==> flow/design.v <==
`timescale 1ns / 1ps
module adder(
    input [31:0] in_a, in_b,
    output [31:0] out
    );
    assign out = in_a + in_b;
endmodule
`timescale 1ns / 1ps
module pc(pc_cur, pc_nxt, clk, rst, StallF);
    input clk, rst;
    input StallF; 
    input [31:0] pc_nxt;
    output reg [31:0] pc_cur;
    always @(posedge clk or negedge rst) begin
        if (!rst) pc_cur <= 0;
        else if (StallF==0) pc_cur <= pc_nxt;
    end
endmodule
`timescale 1ns / 1ps
module FET_DEC_Reg(instrF, instrD, pcF, pcD, pc_plus4F, pc_plus4D, StallD, FlushD, clk,rst);
    input clk, rst;
    input StallD, FlushD;  
    input [31:0] instrF, pcF, pc_plus4F;
    output reg [31:0] instrD, pcD, pc_plus4D;
    always @(posedge clk or negedge rst) begin
        if (!rst) begin
            instrD <= 0;
            pcD <= 0;
            pc_plus4D <= 0;
        end
        else if (FlushD) begin
            instrD <= 0;
            pcD <= 0;
            pc_plus4D <= 0;
        end
        else if (StallD==0) begin
            instrD <= instrF;
            pcD <= pcF;
            pc_plus4D <= pc_plus4F;
        end
    end
endmodule
`timescale 1ns / 1ps
module fetch_cycle(clk, rst, pcTargetE, pcSrcE, instrD, pcD, pc_plus4D, StallF, StallD,FlushD, imem_addr, imem_data);
    input clk,rst;
    input pcSrcE;  
    input StallF, StallD, FlushD;  
    input [31:0] pcTargetE;
    output [31:0] instrD, pcD, pc_plus4D;
    output [31:0] imem_addr;
    input  [31:0] imem_data;
    wire [31:0] pc_nxt, pc_cur, pc_plus4F;
    wire [31:0] instrF;
    assign pc_nxt = (pcSrcE== 1'b0)? pc_plus4F : pcTargetE;
    pc program_counter (
                        .pc_nxt(pc_nxt),
                        .pc_cur(pc_cur),
                        .clk(clk),
                        .rst(rst),
                        .StallF(StallF)
                        );
    assign imem_addr = pc_cur;
    assign instrF    = imem_data;
    adder pc_adder (
                    .in_a(pc_cur),
                    .in_b(32'h00000004),
                    .out(pc_plus4F)
                    );
    FET_DEC_Reg F_D_Reg (
                         .instrF(instrF),
                         .instrD(instrD),
                         .pcF(pc_cur),
                         .pcD(pcD),
                         .pc_plus4F(pc_plus4F),
                         .pc_plus4D(pc_plus4D),
                         .StallD(StallD),
                         .FlushD(FlushD),
                         .clk(clk),
                         .rst(rst)
                         );
endmodule
`timescale 1ns / 1ps
module main_decoder(opcode, funct3, Branch, Jump, ResultSrc, MemWrite, ALUSrc, ImmSrc, MemSize, RegWrite, ALUop);
    input [6:0] opcode;
    input [2:0] funct3;
    output Branch, Jump, MemWrite, ALUSrc, RegWrite;
    output [1:0] ResultSrc, ImmSrc, ALUop;
    output reg [1:0] MemSize;
    reg [10:0] controles;
    assign {RegWrite,ImmSrc,ALUSrc,MemWrite,ResultSrc,Branch,ALUop,Jump}=controles;
    always @(*) begin
        MemSize=2'b00;
        case(opcode)
        7'b0000011: begin  
            controles = 11'b1_00_1_0_01_0_00_0;
            case(funct3)
            0: MemSize= 2'b01;  
            1: MemSize= 2'b10;  
            default: MemSize= 2'b11;  
            endcase
        end
        7'b0100011: begin  
            controles = 11'b0_01_1_1_00_0_00_0;
            case(funct3)
            0: MemSize= 2'b01;  
            1: MemSize= 2'b10;  
            default: MemSize= 2'b11;  
            endcase
        end
        7'b0110011: controles = 11'b1_00_0_0_00_0_10_0;  
        7'b1100011: controles = 11'b0_10_0_0_00_1_01_0;  
        7'b0010011: controles = 11'b1_00_1_0_00_0_10_0;  
        7'b1101111: controles = 11'b1_11_0_0_10_0_00_1;  
        default:    controles = 0;      
        endcase
    end
endmodule
`timescale 1ns / 1ps
module alu_decoder(ALUop, funct3, funct7_5, op5, ALUCtrl);
    input [1:0] ALUop;
    input funct7_5, op5;
    input [2:0] funct3;
    output reg [3:0] ALUCtrl;
    localparam      add=0,
                    sub=1,
                    AND=2,
                    OR=3,
                    XOR=4,
                    slt=5,
                    sltu=6,
                    sll=7,
                    srl=8,
                    sra=9;
    always @(*) begin
        ALUCtrl=0;
        case(ALUop)
        0: ALUCtrl = add;  
        1: ALUCtrl = sub;  
        2: begin
                case(funct3)
                0: ALUCtrl = (funct7_5 & op5)? sub:add;
                1: ALUCtrl = sll;
                2: ALUCtrl = slt;
                3: ALUCtrl = sltu;
                4: ALUCtrl = XOR;
                5: ALUCtrl = funct7_5? sra:srl;
                6: ALUCtrl = OR;
                7: ALUCtrl = AND;
                endcase
           end 
        endcase
    end
endmodule
`timescale 1ns / 1ps
module control_unit(op,funct3,funct7,RegWrite,ImmSrc,ALUSrc,MemWrite,ResultSrc,Branch,ALUCtrl,Jump,MemSize);
    input [6:0] op;
    input [2:0] funct3;
    input funct7;
    output Branch, Jump, MemWrite, ALUSrc, RegWrite;
    output [1:0] ResultSrc, ImmSrc, MemSize;
    output [3:0] ALUCtrl;
    wire [1:0] ALUop;
    main_decoder MainDec (
                          .opcode(op), 
                          .funct3(funct3), 
                          .Branch(Branch),
                          .Jump(Jump), 
                          .ResultSrc(ResultSrc), 
                          .MemWrite(MemWrite), 
                          .ALUSrc(ALUSrc), 
                          .ImmSrc(ImmSrc), 
                          .MemSize(MemSize), 
                          .RegWrite(RegWrite), 
                          .ALUop(ALUop)
                          );
    alu_decoder ALUDec (
                        .ALUop(ALUop), 
                        .funct3(funct3), 
                        .funct7_5(funct7), 
                        .op5(op[5]), 
                        .ALUCtrl(ALUCtrl)
                        );
endmodule
`timescale 1ns / 1ps
module register_file(clk,A1,A2,A3,WD3,WE3,RD1,RD2);
    input clk,WE3;
    input [4:0] A1,A2,A3;
    input [31:0] WD3;
    output [31:0] RD1,RD2;
    reg [31:0] reg_file [0:31];
    always @(negedge clk) begin
        if(WE3 && A3 != 0) reg_file[A3] <= WD3;
    end
    assign RD1 = (A1 == 0) ? 32'd0 : reg_file [A1];
    assign RD2 = (A2 == 0) ? 32'd0 : reg_file [A2];
endmodule
`timescale 1ns / 1ps
module imm_extend(imm, immSrc, immExt);
    input [24:0] imm;
    input [1:0] immSrc;
    output reg [31:0] immExt;
    always @(*) begin
        case(immSrc)
        0: immExt= {{20{imm[24]}}, imm[24:13]};  
        1: immExt= {{20{imm[24]}}, imm[24:18], imm[4:0]};  
        2: immExt= {{20{imm[24]}}, imm[0], imm[23:18], imm[4:1], 1'b0};  
        3: immExt= {{12{imm[24]}}, imm[12:5], imm[13], imm[23:14], 1'b0};  
        default: immExt=0;
        endcase
    end
endmodule
`timescale 1ns / 1ps
module DEC_EXC_Reg(RegWriteD,RegWriteE,ResultSrcD,ResultSrcE,MemWriteD,MemWriteE,JumpD,JumpE,
                   BranchD,BranchE,ALUCtrlD,ALUCtrlE,ALUSrcD,ALUSrcE,MemSizeD,MemSizeE,PCD,PCE,
                   Rs1D,Rs1E,Rs2D,Rs2E,RdD,RdE,ExtImmD,ExtImmE,PCPlus4D,PCPlus4E,StallE,FlushE,clk,rst,
                   RD1D,RD1E,RD2D,RD2E);
    input RegWriteD,MemWriteD,JumpD,BranchD,ALUSrcD,StallE,FlushE;
    input clk,rst;
    input [1:0] ResultSrcD,MemSizeD;
    input [3:0] ALUCtrlD;
    input [31:0] RD1D,RD2D,PCD,ExtImmD,PCPlus4D;
    input [4:0] Rs1D,Rs2D,RdD;
    output reg [4:0] Rs1E,Rs2E,RdE;
    output reg [31:0] RD1E,RD2E,PCE,ExtImmE,PCPlus4E;
    output reg [3:0] ALUCtrlE;
    output reg [1:0] ResultSrcE,MemSizeE;
    output reg RegWriteE,MemWriteE,JumpE,BranchE,ALUSrcE;
    always @(posedge clk or negedge rst) begin
        if (!rst) begin
            RegWriteE <= 0;
            ResultSrcE <= 0;
            MemWriteE <= 0;
            JumpE <= 0;
            BranchE <= 0;
            ALUCtrlE <= 0;
            ALUSrcE <= 0;
            MemSizeE <= 0;
            RD1E <= 0;
            RD2E <= 0;
            PCE <= 0;
            Rs1E <= 0;
            Rs2E <= 0;
            RdE <= 0;
            ExtImmE <= 0;
            PCPlus4E <= 0;
        end
        else if (FlushE) begin
            RegWriteE <= 0;
            ResultSrcE <= 0;
            MemWriteE <= 0;
            JumpE <= 0;
            BranchE <= 0;
            ALUCtrlE <= 0;
            ALUSrcE <= 0;
            MemSizeE <= 0;
            RD1E <= 0;
            RD2E <= 0;
            PCE <= 0;
            Rs1E <= 0;
            Rs2E <= 0;
            RdE <= 0;
            ExtImmE <= 0;
            PCPlus4E <= 0;
        end
        else begin
            if (StallE == 0) begin
                RegWriteE <= RegWriteD;
                ResultSrcE <= ResultSrcD;
                MemWriteE <= MemWriteD;
                JumpE <= JumpD;
                BranchE <= BranchD;
                ALUCtrlE <= ALUCtrlD;
                ALUSrcE <= ALUSrcD;
                MemSizeE <= MemSizeD;
                RD1E <= RD1D;
                RD2E <= RD2D;
                PCE <= PCD;
                Rs1E <= Rs1D;
                Rs2E <= Rs2D;
                RdE <= RdD;
                ExtImmE <= ExtImmD;
                PCPlus4E <= PCPlus4D;
            end
        end
    end
endmodule
`timescale 1ns / 1ps
module decode_cycle(clk,rst,instrD,pcD,pc_plus4D,  
                    RegWriteW,RdW,ResultW,  
                    StallE,FlushE,  
                    RegWriteE,ResultSrcE,MemWriteE,JumpE,BranchE,ALUCtrlE,ALUSrcE,MemSizeE,  
                    RD1E,RD2E,pcE,Rs1E,Rs2E,RdE,ExtImmE,pc_plus4E);  
    input  clk,rst,RegWriteW,StallE,FlushE;
    input  [4:0] RdW;
    input  [31:0] instrD, pcD, pc_plus4D, ResultW;
    output [1:0] ResultSrcE, MemSizeE;
    output [3:0] ALUCtrlE;
    output [4:0] Rs1E,Rs2E,RdE;
    output [31:0] RD1E,RD2E,pcE,ExtImmE,pc_plus4E;
    output RegWriteE,MemWriteE,JumpE,BranchE,ALUSrcE;
    wire        RegWriteD,MemWriteD,JumpD,BranchD,ALUSrcD;
    wire [1:0]  ResultSrcD, ImmSrcD, MemSizeD;
    wire [3:0]  ALUCtrlD;
    wire [31:0] RD1D,RD2D,PCD,ImmExtD;
    wire [4:0]  Rs1D,Rs2D,RdD;
    assign PCD  = pcD;
    assign Rs1D = instrD[19:15];
    assign Rs2D = instrD[24:20];
    assign RdD = instrD[11:7];
    control_unit ControlUnit(
                             .op(instrD[6:0]),
                             .funct3(instrD[14:12]),
                             .funct7(instrD[30]),
                             .RegWrite(RegWriteD),
                             .ImmSrc(ImmSrcD),
                             .ALUSrc(ALUSrcD),
                             .MemWrite(MemWriteD),
                             .ResultSrc(ResultSrcD),
                             .Branch(BranchD),
                             .ALUCtrl(ALUCtrlD),
                             .Jump(JumpD),
                             .MemSize(MemSizeD)
                             );
    register_file RegFile (
                           .clk(clk),
                           .A1(instrD[19:15]),
                           .A2(instrD[24:20]),
                           .A3(RdW),
                           .WD3(ResultW),
                           .WE3(RegWriteW),
                           .RD1(RD1D),
                           .RD2(RD2D)
                           );
    imm_extend ImmExt (
                       .imm(instrD[31:7]), 
                       .immSrc(ImmSrcD), 
                       .immExt(ImmExtD)
                       );
    DEC_EXC_Reg D_E_Reg (
                         .RegWriteD(RegWriteD),
                         .RegWriteE(RegWriteE),
                         .ResultSrcD(ResultSrcD),
                         .ResultSrcE(ResultSrcE),
                         .MemWriteD(MemWriteD),
                         .MemWriteE(MemWriteE),
                         .JumpD(JumpD),
                         .JumpE(JumpE),
                         .BranchD(BranchD),
                         .BranchE(BranchE),
                         .ALUCtrlD(ALUCtrlD),
                         .ALUCtrlE(ALUCtrlE),
                         .ALUSrcD(ALUSrcD),
                         .ALUSrcE(ALUSrcE),
                         .MemSizeD(MemSizeD),
                         .MemSizeE(MemSizeE),
                         .PCD(pcD),
                         .PCE(pcE),
                         .Rs1D(instrD[19:15]),
                         .Rs1E(Rs1E),
                         .Rs2D(instrD[24:20]),
                         .Rs2E(Rs2E),
                         .RdD(instrD[11:7]),
                         .RdE(RdE),
                         .ExtImmD(ImmExtD),
                         .ExtImmE(ExtImmE),
                         .PCPlus4D(pc_plus4D),
                         .PCPlus4E(pc_plus4E),
                         .StallE(StallE),
                         .FlushE(FlushE),
                         .RD1D(RD1D),
                         .RD1E(RD1E),
                         .RD2D(RD2D),
                         .RD2E(RD2E),
                         .clk(clk),
                         .rst(rst)
                         );
endmodule
`timescale 1ns / 1ps
module hazard_unit(Rs1D,Rs2D,Rs1E,Rs2E,RdE,PCSrcE,ResultSrcE0,RdM,RegWriteM,RdW,RegWriteW,proc_ready,PENABLE,IsPerM,  
                   StallF,StallD,StallE,StallM,FlushD,FlushE,FlushW,ForwardAE,ForwardBE  
                   );
        input            PCSrcE,ResultSrcE0,RegWriteM,RegWriteW,proc_ready,PENABLE,IsPerM;
        input      [4:0] Rs1D,Rs2D,Rs1E,Rs2E,RdE,RdM,RdW;
        output reg       StallF,StallD,StallE,StallM,FlushD,FlushE,FlushW;
        output reg [1:0] ForwardAE,ForwardBE;
        reg lwStall,perStall;
        always @(*) begin
            if ((Rs1E==RdM) && RegWriteM && Rs1E!=0) ForwardAE = 2'b10;  
            else if ((Rs1E==RdW) && RegWriteW && Rs1E!=0) ForwardAE = 2'b01;  
            else ForwardAE = 2'b00;
            if ((Rs2E==RdM) && RegWriteM && Rs2E!=0) ForwardBE = 2'b10;  
            else if ((Rs2E==RdW) && RegWriteW && Rs2E!=0) ForwardBE = 2'b01;  
            else ForwardBE = 2'b00;
            lwStall = ResultSrcE0 & ((Rs1D==RdE) | (Rs2D==RdE));
            perStall = !proc_ready;
            perStall = IsPerM && (!PENABLE || !proc_ready);
            {FlushE,FlushD,StallD,StallF,StallE,StallM,FlushW} = {lwStall|PCSrcE,PCSrcE,lwStall|perStall,lwStall|perStall,perStall,perStall,perStall};
         end
endmodule
`timescale 1ns / 1ps
module ALU(SrcA, SrcB, ALUResult, Zero, ALUCtrl);
    input [31:0] SrcA, SrcB;
    input [3:0] ALUCtrl;
    output reg [31:0] ALUResult;
    output Zero;
    assign Zero = (!(SrcA-SrcB))? 1 : 0;
    always @(*) begin
        ALUResult = 0;
        case(ALUCtrl)
        0:       ALUResult = SrcA + SrcB;                      
        1:       ALUResult = SrcA - SrcB;                      
        2:       ALUResult = SrcA & SrcB;                      
        3:       ALUResult = SrcA | SrcB;                      
        4:       ALUResult = SrcA ^ SrcB;                      
        5:       ALUResult = ($signed(SrcA) < $signed(SrcB));  
        6:       ALUResult = SrcA < SrcB;                      
        7:       ALUResult = SrcA << SrcB[4:0];                
        8:       ALUResult = SrcA >> SrcB[4:0];                
        9:       ALUResult = $signed(SrcA) >>> SrcB[4:0];              
        endcase
    end
endmodule
`timescale 1ns / 1ps
module EXE_MEM_Reg(clk,rst,RegWriteE,ResultSrcE,MemWriteE,MemSizeE,ALUResultE,WriteDataE,RdE,PCPlus4E,IsPerE,   
                           RegWriteM,ResultSrcM,MemWriteM,MemSizeM,ALUResultM,WriteDataM,RdM,PCPlus4M,IsPerM,    
                           StallM);  
    input             clk,rst;
    input             StallM;
    input             RegWriteE,MemWriteE,IsPerE;
    input      [1:0]  ResultSrcE, MemSizeE;
    input      [4:0]  RdE;
    input      [31:0] ALUResultE,WriteDataE,PCPlus4E;
    output reg        RegWriteM,MemWriteM,IsPerM;
    output reg [1:0]  ResultSrcM, MemSizeM;
    output reg [4:0]  RdM;
    output reg [31:0] ALUResultM,WriteDataM,PCPlus4M;
    always @(posedge clk or negedge rst) begin
        if(!rst) begin
            RegWriteM <= 0;
            ResultSrcM <= 0;
            MemWriteM <= 0;
            MemSizeM <= 0;
            ALUResultM <= 0;
            WriteDataM <= 0;
            RdM <= 0;
            PCPlus4M <= 0;
            IsPerM <= 0;
        end
        else begin
            if (StallM==0) begin
                RegWriteM <= RegWriteE;
                ResultSrcM <= ResultSrcE;
                MemWriteM <= MemWriteE;
                MemSizeM <= MemSizeE;
                ALUResultM <= ALUResultE;
                WriteDataM <= WriteDataE;
                RdM <= RdE;
                PCPlus4M <= PCPlus4E;
                IsPerM <= IsPerE;
            end
        end
    end    
endmodule
`timescale 1ns / 1ps
module execute_cycle(clk,rst,RegWriteE,ResultSrcE,MemWriteE,JumpE,BranchE,ALUCtrlE,ALUSrcE,ExtImmE,MemSizeE,  
                     RD1E,RD2E,PCE,Rs1E,Rs2E,RdE,PCPlus4E,ResultW,  
                     StallM,ForwardAE,ForwardBE,  
                     RegWriteM,ResultSrcM,MemWriteM,MemSizeM,ALUResultM,WriteDataM,RdM,PCPlus4M,PCTargetE,PCSrcE,IsPerM,transEn  
                     );
    input         clk,rst;
    input         RegWriteE,MemWriteE,JumpE,BranchE,ALUSrcE,StallM;
    input  [1:0]  ForwardAE, ForwardBE;
    input  [1:0]  ResultSrcE,MemSizeE;
    input  [3:0]  ALUCtrlE;
    input  [4:0]  Rs1E,Rs2E,RdE;
    input  [31:0] RD1E,RD2E,PCE,ExtImmE,PCPlus4E,ResultW;
    output        RegWriteM,MemWriteM,PCSrcE;
    output [1:0]  ResultSrcM, MemSizeM;
    output [4:0]  RdM;
    output [31:0] ALUResultM,WriteDataM,PCPlus4M,PCTargetE;
    output        transEn, IsPerM;  
    wire        ZeroE;
    reg         IsPerE;
    reg  [31:0] SrcAE,SrcBE,SrcBE_WriteDataE;
    wire [31:0] WriteDataE,ALUResultE,ALUResultM_in;
    always @(*) begin
        SrcAE = 0;
        SrcBE = 0;
        SrcBE_WriteDataE = 0;
        IsPerE = 0;
        case (ForwardAE)
        0: SrcAE = RD1E;
        1: SrcAE = ResultW;
        2: SrcAE = ALUResultM_in;
        endcase
        case (ForwardBE)
        0: SrcBE_WriteDataE = RD2E;
        1: SrcBE_WriteDataE = ResultW;
        2: SrcBE_WriteDataE = ALUResultM_in;
        endcase
        case (ALUSrcE)
        0: SrcBE = SrcBE_WriteDataE;
        1: SrcBE = ExtImmE;
        endcase
        if ((ResultSrcE[0] || MemWriteE))
            if(ALUResultE > 511)
                IsPerE = 1;
    end 
    ALU ALU(
            .SrcA(SrcAE),
            .SrcB(SrcBE),
            .ALUResult(ALUResultE),
            .Zero(ZeroE),
            .ALUCtrl(ALUCtrlE)
            );
    adder PCTargetAdder (
                         .in_a(PCE),
                         .in_b(ExtImmE),
                         .out(PCTargetE)
                         );
    EXE_MEM_Reg E_M_Reg (
                         .clk(clk),
                         .rst(rst),
                         .RegWriteE(RegWriteE),
                         .ResultSrcE(ResultSrcE),
                         .MemWriteE(MemWriteE),
                         .MemSizeE(MemSizeE),
                         .ALUResultE(ALUResultE),
                         .WriteDataE(WriteDataE),
                         .RdE(RdE),
                         .PCPlus4E(PCPlus4E),
                         .RegWriteM(RegWriteM),
                         .ResultSrcM(ResultSrcM),
                         .MemWriteM(MemWriteM),
                         .MemSizeM(MemSizeM),
                         .ALUResultM(ALUResultM),
                         .WriteDataM(WriteDataM),
                         .RdM(RdM),
                         .PCPlus4M(PCPlus4M),
                         .IsPerM(IsPerM),
                         .IsPerE(IsPerE),
                         .StallM(StallM)
                         );
    assign WriteDataE = SrcBE_WriteDataE;
    assign PCSrcE = (ZeroE & BranchE) | JumpE;
    assign ALUResultM_in = ALUResultM;
    assign transEn = IsPerE;
endmodule
`timescale 1ns / 1ps
module MEM_WB_Reg(clk,rst,RegWriteM,ResultSrcM,ALUResultM,ReadDataM,RdM,PCPlus4M,  
                          RegWriteW,ResultSrcW,ALUResultW,ReadDataW,RdW,PCPlus4W,  
                          FlushW  
                  );
    input             clk,rst;
    input             FlushW;
    input             RegWriteM;
    input      [1:0]  ResultSrcM;
    input      [4:0]  RdM;
    input      [31:0] ALUResultM,ReadDataM,PCPlus4M;    
    output reg        RegWriteW;
    output reg [1:0]  ResultSrcW;
    output reg [4:0]  RdW;
    output reg [31:0] ALUResultW,ReadDataW,PCPlus4W;
    always @(posedge clk or negedge rst) begin
        if (!rst) begin
            RegWriteW <= 0;
            ResultSrcW <= 0;
            RdW <= 0;
            ALUResultW <= 0;
            ReadDataW <= 0;
            PCPlus4W <= 0;
        end
        else if (FlushW) begin
            RegWriteW <= 0;
            ResultSrcW <= 0;
            RdW <= 0;
            ALUResultW <= 0;
            ReadDataW <= 0;
            PCPlus4W <= 0;
        end
        else begin
            RegWriteW <= RegWriteM;
            ResultSrcW <=  ResultSrcM;
            RdW <= RdM;
            ALUResultW <= ALUResultM;
            ReadDataW <= ReadDataM;
            PCPlus4W <= PCPlus4M;
        end
    end
endmodule
`timescale 1ns / 1ps
module memory_cycle(RegWriteM,ResultSrcM,MemWriteM,MemSizeM,  
                    clk,rst,ALUResultM,WriteDataM,RdM,PCPlus4M,IsPerM,  
                    RegWriteW,ResultSrcW,ALUResultW,ReadDataW,RdW,PCPlus4W,  
                    FlushW,  
                    dmem_addr,dmem_wdata,dmem_we,dmem_size,dmem_rdata  
                    );
    input         clk,rst;
    input         FlushW;
    input         RegWriteM,MemWriteM,IsPerM;
    input  [1:0]  ResultSrcM,MemSizeM;
    input  [4:0]  RdM;
    input  [31:0] ALUResultM,WriteDataM,PCPlus4M;
    output        RegWriteW;
    output [1:0]  ResultSrcW;
    output [4:0]  RdW;
    output [31:0] ALUResultW,ReadDataW,PCPlus4W;
    output [31:0] dmem_addr, dmem_wdata;
    output        dmem_we;
    output [1:0]  dmem_size;
    input  [31:0] dmem_rdata;
    wire [31:0] ReadDataM, RD;
    assign dmem_addr  = ALUResultM;
    assign dmem_wdata = WriteDataM;
    assign dmem_we    = MemWriteM;
    assign dmem_size  = MemSizeM;
    assign RD = (MemSizeM==1)? {{24{dmem_rdata[7]}},dmem_rdata[7:0]}:
                (MemSizeM==2)? {{16{dmem_rdata[15]}},dmem_rdata[15:0]}:
                dmem_rdata;
    assign ReadDataM = RD;
    MEM_WB_Reg M_WB_Reg(
                        .clk(clk),
                        .rst(rst),
                        .RegWriteM(RegWriteM),
                        .ResultSrcM(ResultSrcM),
                        .ALUResultM(ALUResultM),
                        .ReadDataM(ReadDataM),
                        .RdM(RdM),
                        .PCPlus4M(PCPlus4M),
                        .RegWriteW(RegWriteW),
                        .ResultSrcW(ResultSrcW),
                        .ALUResultW(ALUResultW),
                        .ReadDataW(ReadDataW),
                        .RdW(RdW),
                        .PCPlus4W(PCPlus4W),
                        .FlushW(FlushW)
                       );
endmodule
`timescale 1ns / 1ps
module writeback_cycle(RegWriteW,ResultSrcW,  
                       ALUResultW,ReadDataW,RdW,PCPlus4W,  
                       ResultW  
                       );
    input             RegWriteW;
    input      [1:0]  ResultSrcW;
    input      [4:0]  RdW;
    input      [31:0] ALUResultW,ReadDataW,PCPlus4W;
    output reg [31:0] ResultW;
    always@(*) begin
        case(ResultSrcW)
        0: ResultW = ALUResultW;
        1: ResultW = ReadDataW;
        2: ResultW = PCPlus4W;
        3: ResultW = 0;
        endcase
    end
endmodule
`timescale 1ns / 1ps
module rv32i_core(clk,rst,imem_data,dmem_rdata,  
                  imem_addr,dmem_addr,dmem_wdata,dmem_we,dmem_size  
                  );
    input         clk,rst;
    input  [31:0] imem_data;
    input  [31:0] dmem_rdata;
    output [31:0] imem_addr;
    output [31:0] dmem_addr;
    output [31:0] dmem_wdata;
    output        dmem_we;
    output [1:0]  dmem_size;
    wire        StallF,StallD,StallE,StallM,FlushD,FlushE,FlushW;
    wire [1:0]  ForwardAE,ForwardBE;
    wire        PCSrcE;
    wire [31:0] instrD,PCD,PCPlus4D;
    wire        RegWriteE,MemWriteE,JumpE,BranchE,ALUSrcE;
    wire [1:0]  ResultSrcE, MemSizeE;
    wire [3:0]  ALUCtrlE;
    wire [4:0]  Rs1E,Rs2E,RdE;
    wire [31:0] RD1E,RD2E,PCE,ExtImmE,PCPlus4E;
    wire        RegWriteM,MemWriteM,IsPerM;
    wire [1:0]  ResultSrcM, MemSizeM;
    wire [4:0]  RdM;
    wire [31:0] ALUResultM,WriteDataM,PCPlus4M,PCTargetE;
    wire        RegWriteW;
    wire [1:0]  ResultSrcW;
    wire [4:0]  RdW;
    wire [31:0] ALUResultW,ReadDataW,PCPlus4W;
    wire [31:0] ResultW;
    hazard_unit Hazard_Unit (
                             .Rs1D(instrD[19:15]),
                             .Rs2D(instrD[24:20]),
                             .Rs1E(Rs1E),
                             .Rs2E(Rs2E),
                             .RdE(RdE),
                             .PCSrcE(PCSrcE),
                             .ResultSrcE0(ResultSrcE[0]),
                             .RdM(RdM),
                             .RegWriteM(RegWriteM),
                             .RdW(RdW),
                             .RegWriteW(RegWriteW),
                             .proc_ready(1'b1),
                             .PENABLE(1'b1),
                             .IsPerM(1'b0), 
                             .StallF(StallF),
                             .StallD(StallD),
                             .StallE(StallE),
                             .StallM(StallM),
                             .FlushD(FlushD),
                             .FlushE(FlushE),
                             .FlushW(FlushW),
                             .ForwardAE(ForwardAE),
                             .ForwardBE(ForwardBE)
                            );
    fetch_cycle Fetch (
                       .clk(clk),
                       .rst(rst),
                       .pcTargetE(PCTargetE),
                       .pcSrcE(PCSrcE),
                       .instrD(instrD),
                       .pcD(PCD),
                       .pc_plus4D(PCPlus4D),
                       .StallF(StallF),
                       .StallD(StallD),
                       .FlushD(FlushD),
                       .imem_addr(imem_addr),
                       .imem_data(imem_data)
                       );
       decode_cycle Decode (
                            .clk(clk),
                            .rst(rst),
                            .instrD(instrD),
                            .pcD(PCD),
                            .pc_plus4D(PCPlus4D), 
                            .RegWriteW(RegWriteW),
                            .RdW(RdW),
                            .ResultW(ResultW), 
                            .StallE(StallE),
                            .FlushE(FlushE), 
                            .RegWriteE(RegWriteE),
                            .ResultSrcE(ResultSrcE),
                            .MemWriteE(MemWriteE),
                            .JumpE(JumpE),
                            .BranchE(BranchE),
                            .ALUCtrlE(ALUCtrlE),
                            .ALUSrcE(ALUSrcE),
                            .MemSizeE(MemSizeE), 
                            .RD1E(RD1E),
                            .RD2E(RD2E),
                            .pcE(PCE),
                            .Rs1E(Rs1E),
                            .Rs2E(Rs2E),
                            .RdE(RdE),
                            .ExtImmE(ExtImmE),
                            .pc_plus4E(PCPlus4E)
                            ); 
       execute_cycle Execute (
                              .clk(clk),
                              .rst(rst),
                              .RegWriteE(RegWriteE),
                              .ResultSrcE(ResultSrcE),
                              .MemWriteE(MemWriteE),
                              .JumpE(JumpE),
                              .BranchE(BranchE),
                              .ALUCtrlE(ALUCtrlE),
                              .ALUSrcE(ALUSrcE),
                              .ExtImmE(ExtImmE),
                              .MemSizeE(MemSizeE),
                              .RD1E(RD1E),
                              .RD2E(RD2E),
                              .PCE(PCE),
                              .Rs1E(Rs1E),
                              .Rs2E(Rs2E),
                              .RdE(RdE),
                              .PCPlus4E(PCPlus4E),
                              .ResultW(ResultW), 
                              .StallM(StallM),
                              .ForwardAE(ForwardAE),
                              .ForwardBE(ForwardBE), 
                              .RegWriteM(RegWriteM),
                              .ResultSrcM(ResultSrcM),
                              .MemWriteM(MemWriteM),
                              .MemSizeM(MemSizeM),
                              .ALUResultM(ALUResultM),
                              .WriteDataM(WriteDataM),
                              .RdM(RdM),
                              .PCPlus4M(PCPlus4M),
                              .PCTargetE(PCTargetE),  
                              .PCSrcE(PCSrcE),  
                              .IsPerM(),
                              .transEn()
                             );
       memory_cycle Memory (
                            .RegWriteM(RegWriteM),
                            .ResultSrcM(ResultSrcM),
                            .MemWriteM(MemWriteM),
                            .MemSizeM(MemSizeM), 
                            .clk(clk),
                            .rst(rst),
                            .ALUResultM(ALUResultM),
                            .WriteDataM(WriteDataM),
                            .RdM(RdM),
                            .PCPlus4M(PCPlus4M),
                            .IsPerM(1'b0),
                            .FlushW(FlushW),
                            .RegWriteW(RegWriteW),  
                            .ResultSrcW(ResultSrcW),
                            .ALUResultW(ALUResultW),
                            .ReadDataW(ReadDataW),
                            .RdW(RdW),  
                            .PCPlus4W(PCPlus4W),
                            .dmem_addr(dmem_addr),
                            .dmem_wdata(dmem_wdata),
                            .dmem_we(dmem_we),
                            .dmem_size(dmem_size),
                            .dmem_rdata(dmem_rdata)
                           );
    writeback_cycle Write_Back (
                                .RegWriteW(RegWriteW),
                                .ResultSrcW(ResultSrcW), 
                                .ALUResultW(ALUResultW),
                                .ReadDataW(ReadDataW),
                                .RdW(RdW),
                                .PCPlus4W(PCPlus4W), 
                                .ResultW(ResultW)  
                           );
endmodule
# [Reports on rv32i_core]
# Each step is given for the RTL above and for the edited RTL.
# "before" refers to lines of the RTL above, "after" to lines of the edited file.
# "delta": "after" minus "before" as printed here.
# Operators carry their Yosys type and port widths (W data, S select, Z words).
# Library cell names are shortened.
# Not given: -
[setup] top_module="rv32i_core" clk_port="clk" library="sky130hd" corner="tt_025C_1v80"

# [The edit]
# The edit as a unified diff against the file above.
# The edit is scripted: it alters the design's behaviour and was not made to optimise anything.
# begin of diff
@@ -514,9 +514,5 @@
             .ALUCtrl(ALUCtrlE)
             );
-    adder PCTargetAdder (
-                         .in_a(PCE),
-                         .in_b(ExtImmE),
-                         .out(PCTargetE)
-                         );
+    assign PCTargetE = ExtImmE;
     EXE_MEM_Reg E_M_Reg (
                          .clk(clk),
# end of diff

# [Elaborated design]
# Yosys after proc, flatten, opt, wreduce and memory -nomap, before mapping. Memory bits, and registers merged into a memory's read port (data or address), are not among the register bits. Print and check cells are not counted.
# Memory sizes are those after Yosys's memory passes, which may raise the word count (mostly to a power of two), join words into wider ones and drop unused or constant bits.
[bits] item="reg_bits" before=527 after=463 delta=-64
[bits] item="mem_bits_rw" before=1024 after=1024 delta=0
[bits] item="mem_count" before=1 after=1 delta=0
[bits] item="input_bits" before=66 after=66 delta=0
[bits] item="out_inout_bits" before=99 after=99 delta=0
[bits] item="elab_cells" before=167 after=161 delta=-6
[mem_list] item="mem_shapes" before="Decode.RegFile.reg_file 32 x 32 bit 2R1W" after="Decode.RegFile.reg_file 32 x 32 bit 2R1W"
[classes] item="add_sub_neg" before=4 after=3 delta=-1
[classes] item="compare" before=2 after=2 delta=0
[classes] item="eq_ne" before=43 after=43 delta=0
[classes] item="shifts" before=3 after=3 delta=0
[classes] item="mux" before=48 after=45 delta=-3
[classes] item="n_logic" before=10 after=10 delta=0
[classes] item="reduce_and_logical" before=22 after=22 delta=0
[op_table] op="$mux W32" before=17 after=14 delta=-3
[op_table] op="$add A32 B32 Y32" before=2 after=1 delta=-1
# Operator kinds equal on both sides are left out: 47.

# [Longest topological paths]
# Longest topological path by Yosys (ltp), each cell counted once; first at word level (registers and memories cut), then after technology mapping (sequential cells cut; the memories' decode and read muxes count).
[depth] item="ltp_word" before=15 after=15 delta=0
[depth] item="ABC_AREA" before="0" after="0"
[depth] item="depth_mapped" before=26 after=27 delta=1
[depth] item="ltp_nobuf" before=20 after=20 delta=0

# [Synthesis result]
# The flow's flattened synthesis, as Yosys stat reports it; memories are mapped. The netlist is that of the ABC_AREA named above (0 if unset); the other value can give another one.
[synth_totals] item="cell_count" before=5397 after=5032 delta=-365
[synth_totals] item="area_um2" before=77594.4 after=73907.1 delta=-3687.3
[synth_totals] item="seqArea_um2" before=43688.2 after=42186.7 delta=-1501.5
[synth_totals] item="ffs" before=1541 after=1481 delta=-60
[synth_totals] item="buffers" before=398 after=394 delta=-4
[types] cell_type="nand2_1" before=456 after=338 delta=-118
[types] cell_type="and3_1" before=110 after=35 delta=-75
[types] cell_type="dfrtp_1" before=516 after=456 delta=-60
[types] cell_type="and2_1" before=10 after=62 delta=52
[types] cell_type="nor2_1" before=318 after=277 delta=-41
[types] cell_type="o22ai_1" before=56 after=24 delta=-32
[types] cell_type="clkbuf_1" before=256 after=287 delta=31
[types] cell_type="mux2i_1" before=187 after=156 delta=-31
[types] cell_type="ha_1" before=129 after=98 delta=-31
[types] cell_type="or3_1" before=12 after=42 delta=30
[types] cell_type="buf_2" before=56 after=29 delta=-27
[types] cell_type="nand3_1" before=65 after=83 delta=18
[types] cell_type="nor2b_1" before=30 after=14 delta=-16
[types] cell_type="xor2_1" before=40 after=25 delta=-15
[types] cell_type="mux2_2" before=39 after=24 delta=-15
[types] cell_type="inv_1" before=124 after=110 delta=-14
[types] cell_type="a21oi_1" before=218 after=231 delta=13
[types] cell_type="o21ai_0" before=214 after=201 delta=-13
# Cell types equal on both sides are left out: 9.
# The list need not be complete.
# By module: a second synthesis without flattening, with its own total; a netlist apart from the flattened one above.
[hier_totals] item="cells_unflattened" before=6176 after=5976 delta=-200
[hier_totals] item="area_unflattened_um2" before=84946.5 after=83466.3 delta=-1480.2
# Each row is one instance without its submodules.
[by_module_before] module="register_file" n_inst=1 n_cells=2280 mod_area_um2=47005.1 mod_seq_area_um2=30749.5
[by_module_before] module="ALU" n_inst=1 n_cells=1372 mod_area_um2=8677.1 mod_seq_area_um2=0.0
[by_module_before] module="DEC_EXC_Reg" n_inst=1 n_cells=606 mod_area_um2=7596.0 mod_seq_area_um2=4704.5
[by_module_before] module="EXE_MEM_Reg" n_inst=1 n_cells=228 mod_area_um2=4078.9 mod_seq_area_um2=2702.6
[by_module_before] module="FET_DEC_Reg" n_inst=1 n_cells=310 mod_area_um2=3910.0 mod_seq_area_um2=2402.3
[by_module_before] module="adder" n_inst=2 n_cells=232 mod_area_um2=1720.4 mod_seq_area_um2=0.0
[by_module_before] module="MEM_WB_Reg" n_inst=1 n_cells=219 mod_area_um2=3325.7 mod_seq_area_um2=2602.5
[by_module_before] module="execute_cycle" n_inst=1 n_cells=231 mod_area_um2=2013.2 mod_seq_area_um2=0.0
[by_module_before] module="pc" n_inst=1 n_cells=68 mod_area_um2=1345.0 mod_seq_area_um2=800.8
[by_module_before] module="memory_cycle" n_inst=1 n_cells=137 mod_area_um2=1158.6 mod_seq_area_um2=0.0
[by_module_before] module="writeback_cycle" n_inst=1 n_cells=77 mod_area_um2=787.0 mod_seq_area_um2=0.0
[by_module_before] module="fetch_cycle" n_inst=1 n_cells=38 mod_area_um2=551.8 mod_seq_area_um2=0.0
[by_module_before] module="hazard_unit" n_inst=1 n_cells=60 mod_area_um2=447.9 mod_seq_area_um2=0.0
[by_module_before] module="imm_extend" n_inst=1 n_cells=39 mod_area_um2=322.8 mod_seq_area_um2=0.0
# before: Further modules, not shown: 5.
[by_module_after] module="register_file" n_inst=1 n_cells=2280 mod_area_um2=47005.1 mod_seq_area_um2=30749.5
[by_module_after] module="ALU" n_inst=1 n_cells=1372 mod_area_um2=8677.1 mod_seq_area_um2=0.0
[by_module_after] module="DEC_EXC_Reg" n_inst=1 n_cells=606 mod_area_um2=7596.0 mod_seq_area_um2=4704.5
[by_module_after] module="EXE_MEM_Reg" n_inst=1 n_cells=228 mod_area_um2=4078.9 mod_seq_area_um2=2702.6
[by_module_after] module="FET_DEC_Reg" n_inst=1 n_cells=310 mod_area_um2=3910.0 mod_seq_area_um2=2402.3
[by_module_after] module="MEM_WB_Reg" n_inst=1 n_cells=219 mod_area_um2=3325.7 mod_seq_area_um2=2602.5
[by_module_after] module="execute_cycle" n_inst=1 n_cells=263 mod_area_um2=2253.4 mod_seq_area_um2=0.0
[by_module_after] module="adder" n_inst=1 n_cells=232 mod_area_um2=1720.4 mod_seq_area_um2=0.0
[by_module_after] module="pc" n_inst=1 n_cells=68 mod_area_um2=1345.0 mod_seq_area_um2=800.8
[by_module_after] module="memory_cycle" n_inst=1 n_cells=137 mod_area_um2=1158.6 mod_seq_area_um2=0.0
[by_module_after] module="writeback_cycle" n_inst=1 n_cells=77 mod_area_um2=787.0 mod_seq_area_um2=0.0
[by_module_after] module="fetch_cycle" n_inst=1 n_cells=38 mod_area_um2=551.8 mod_seq_area_um2=0.0
[by_module_after] module="hazard_unit" n_inst=1 n_cells=60 mod_area_um2=447.9 mod_seq_area_um2=0.0
[by_module_after] module="imm_extend" n_inst=1 n_cells=39 mod_area_um2=322.8 mod_seq_area_um2=0.0
# after: Further modules, not shown: 5.

# [Flow runs]
# Runs of the flow (Yosys, OpenROAD) on both versions; the two runs of a pair have the same settings. The constraints put input and output delay at 20% of the set period each and load the outputs with 0.01 pF.
[flow_settings_pair_A] CORE_UTILIZATION=40 period_ns=8.5 CAP_MARGIN=20 CORE_MARGIN=2 SLEW_MARGIN=20
[results_pair_A] item="synth_area_um2" before=77594.4 after=73907.1 delta=-3687.3
[results_pair_A] item="design.die.area_um2" before=197527.0 after=188221.0 delta=-9306.0
[results_pair_A] item="finish.stdcell_area_um2" before=92921.6 after=89243.1 delta=-3678.5
[results_pair_A] item="post_route_util_frac" before=0.483 after=0.487 delta=0.004
[results_pair_A] item="worst_setup_slack_ps" before=823 after=663 delta=-160
[results_pair_A] item="ws_hold_ps" before=344 after=314 delta=-30
[flow_settings_pair_B] CORE_MARGIN=3 CORE_UTILIZATION=57 CTS_CLUSTER_DIAMETER=380 CTS_CLUSTER_SIZE=95 GPL_TIMING_DRIVEN=0 MIN_ROUTING_LAYER="met1" PLACE_DENSITY_LB_ADDON=0.26 SLEW_MARGIN=5 period_ns=7.43 CAP_MARGIN=20
[results_pair_B] item="synth_area_um2" before=77594.4 after=73907.1 delta=-3687.3
[results_pair_B] item="design.die.area_um2" before=140595.0 after=134018.0 delta=-6577.0
[results_pair_B] item="finish.stdcell_area_um2" before=89927.5 after=86406.6 delta=-3520.9
[results_pair_B] item="post_route_util_frac" before=0.67 after=0.674 delta=0.004
[results_pair_B] item="worst_setup_slack_ps" before=7 after=-26 delta=-33
[results_pair_B] item="ws_hold_ps" before=389 after=371 delta=-18
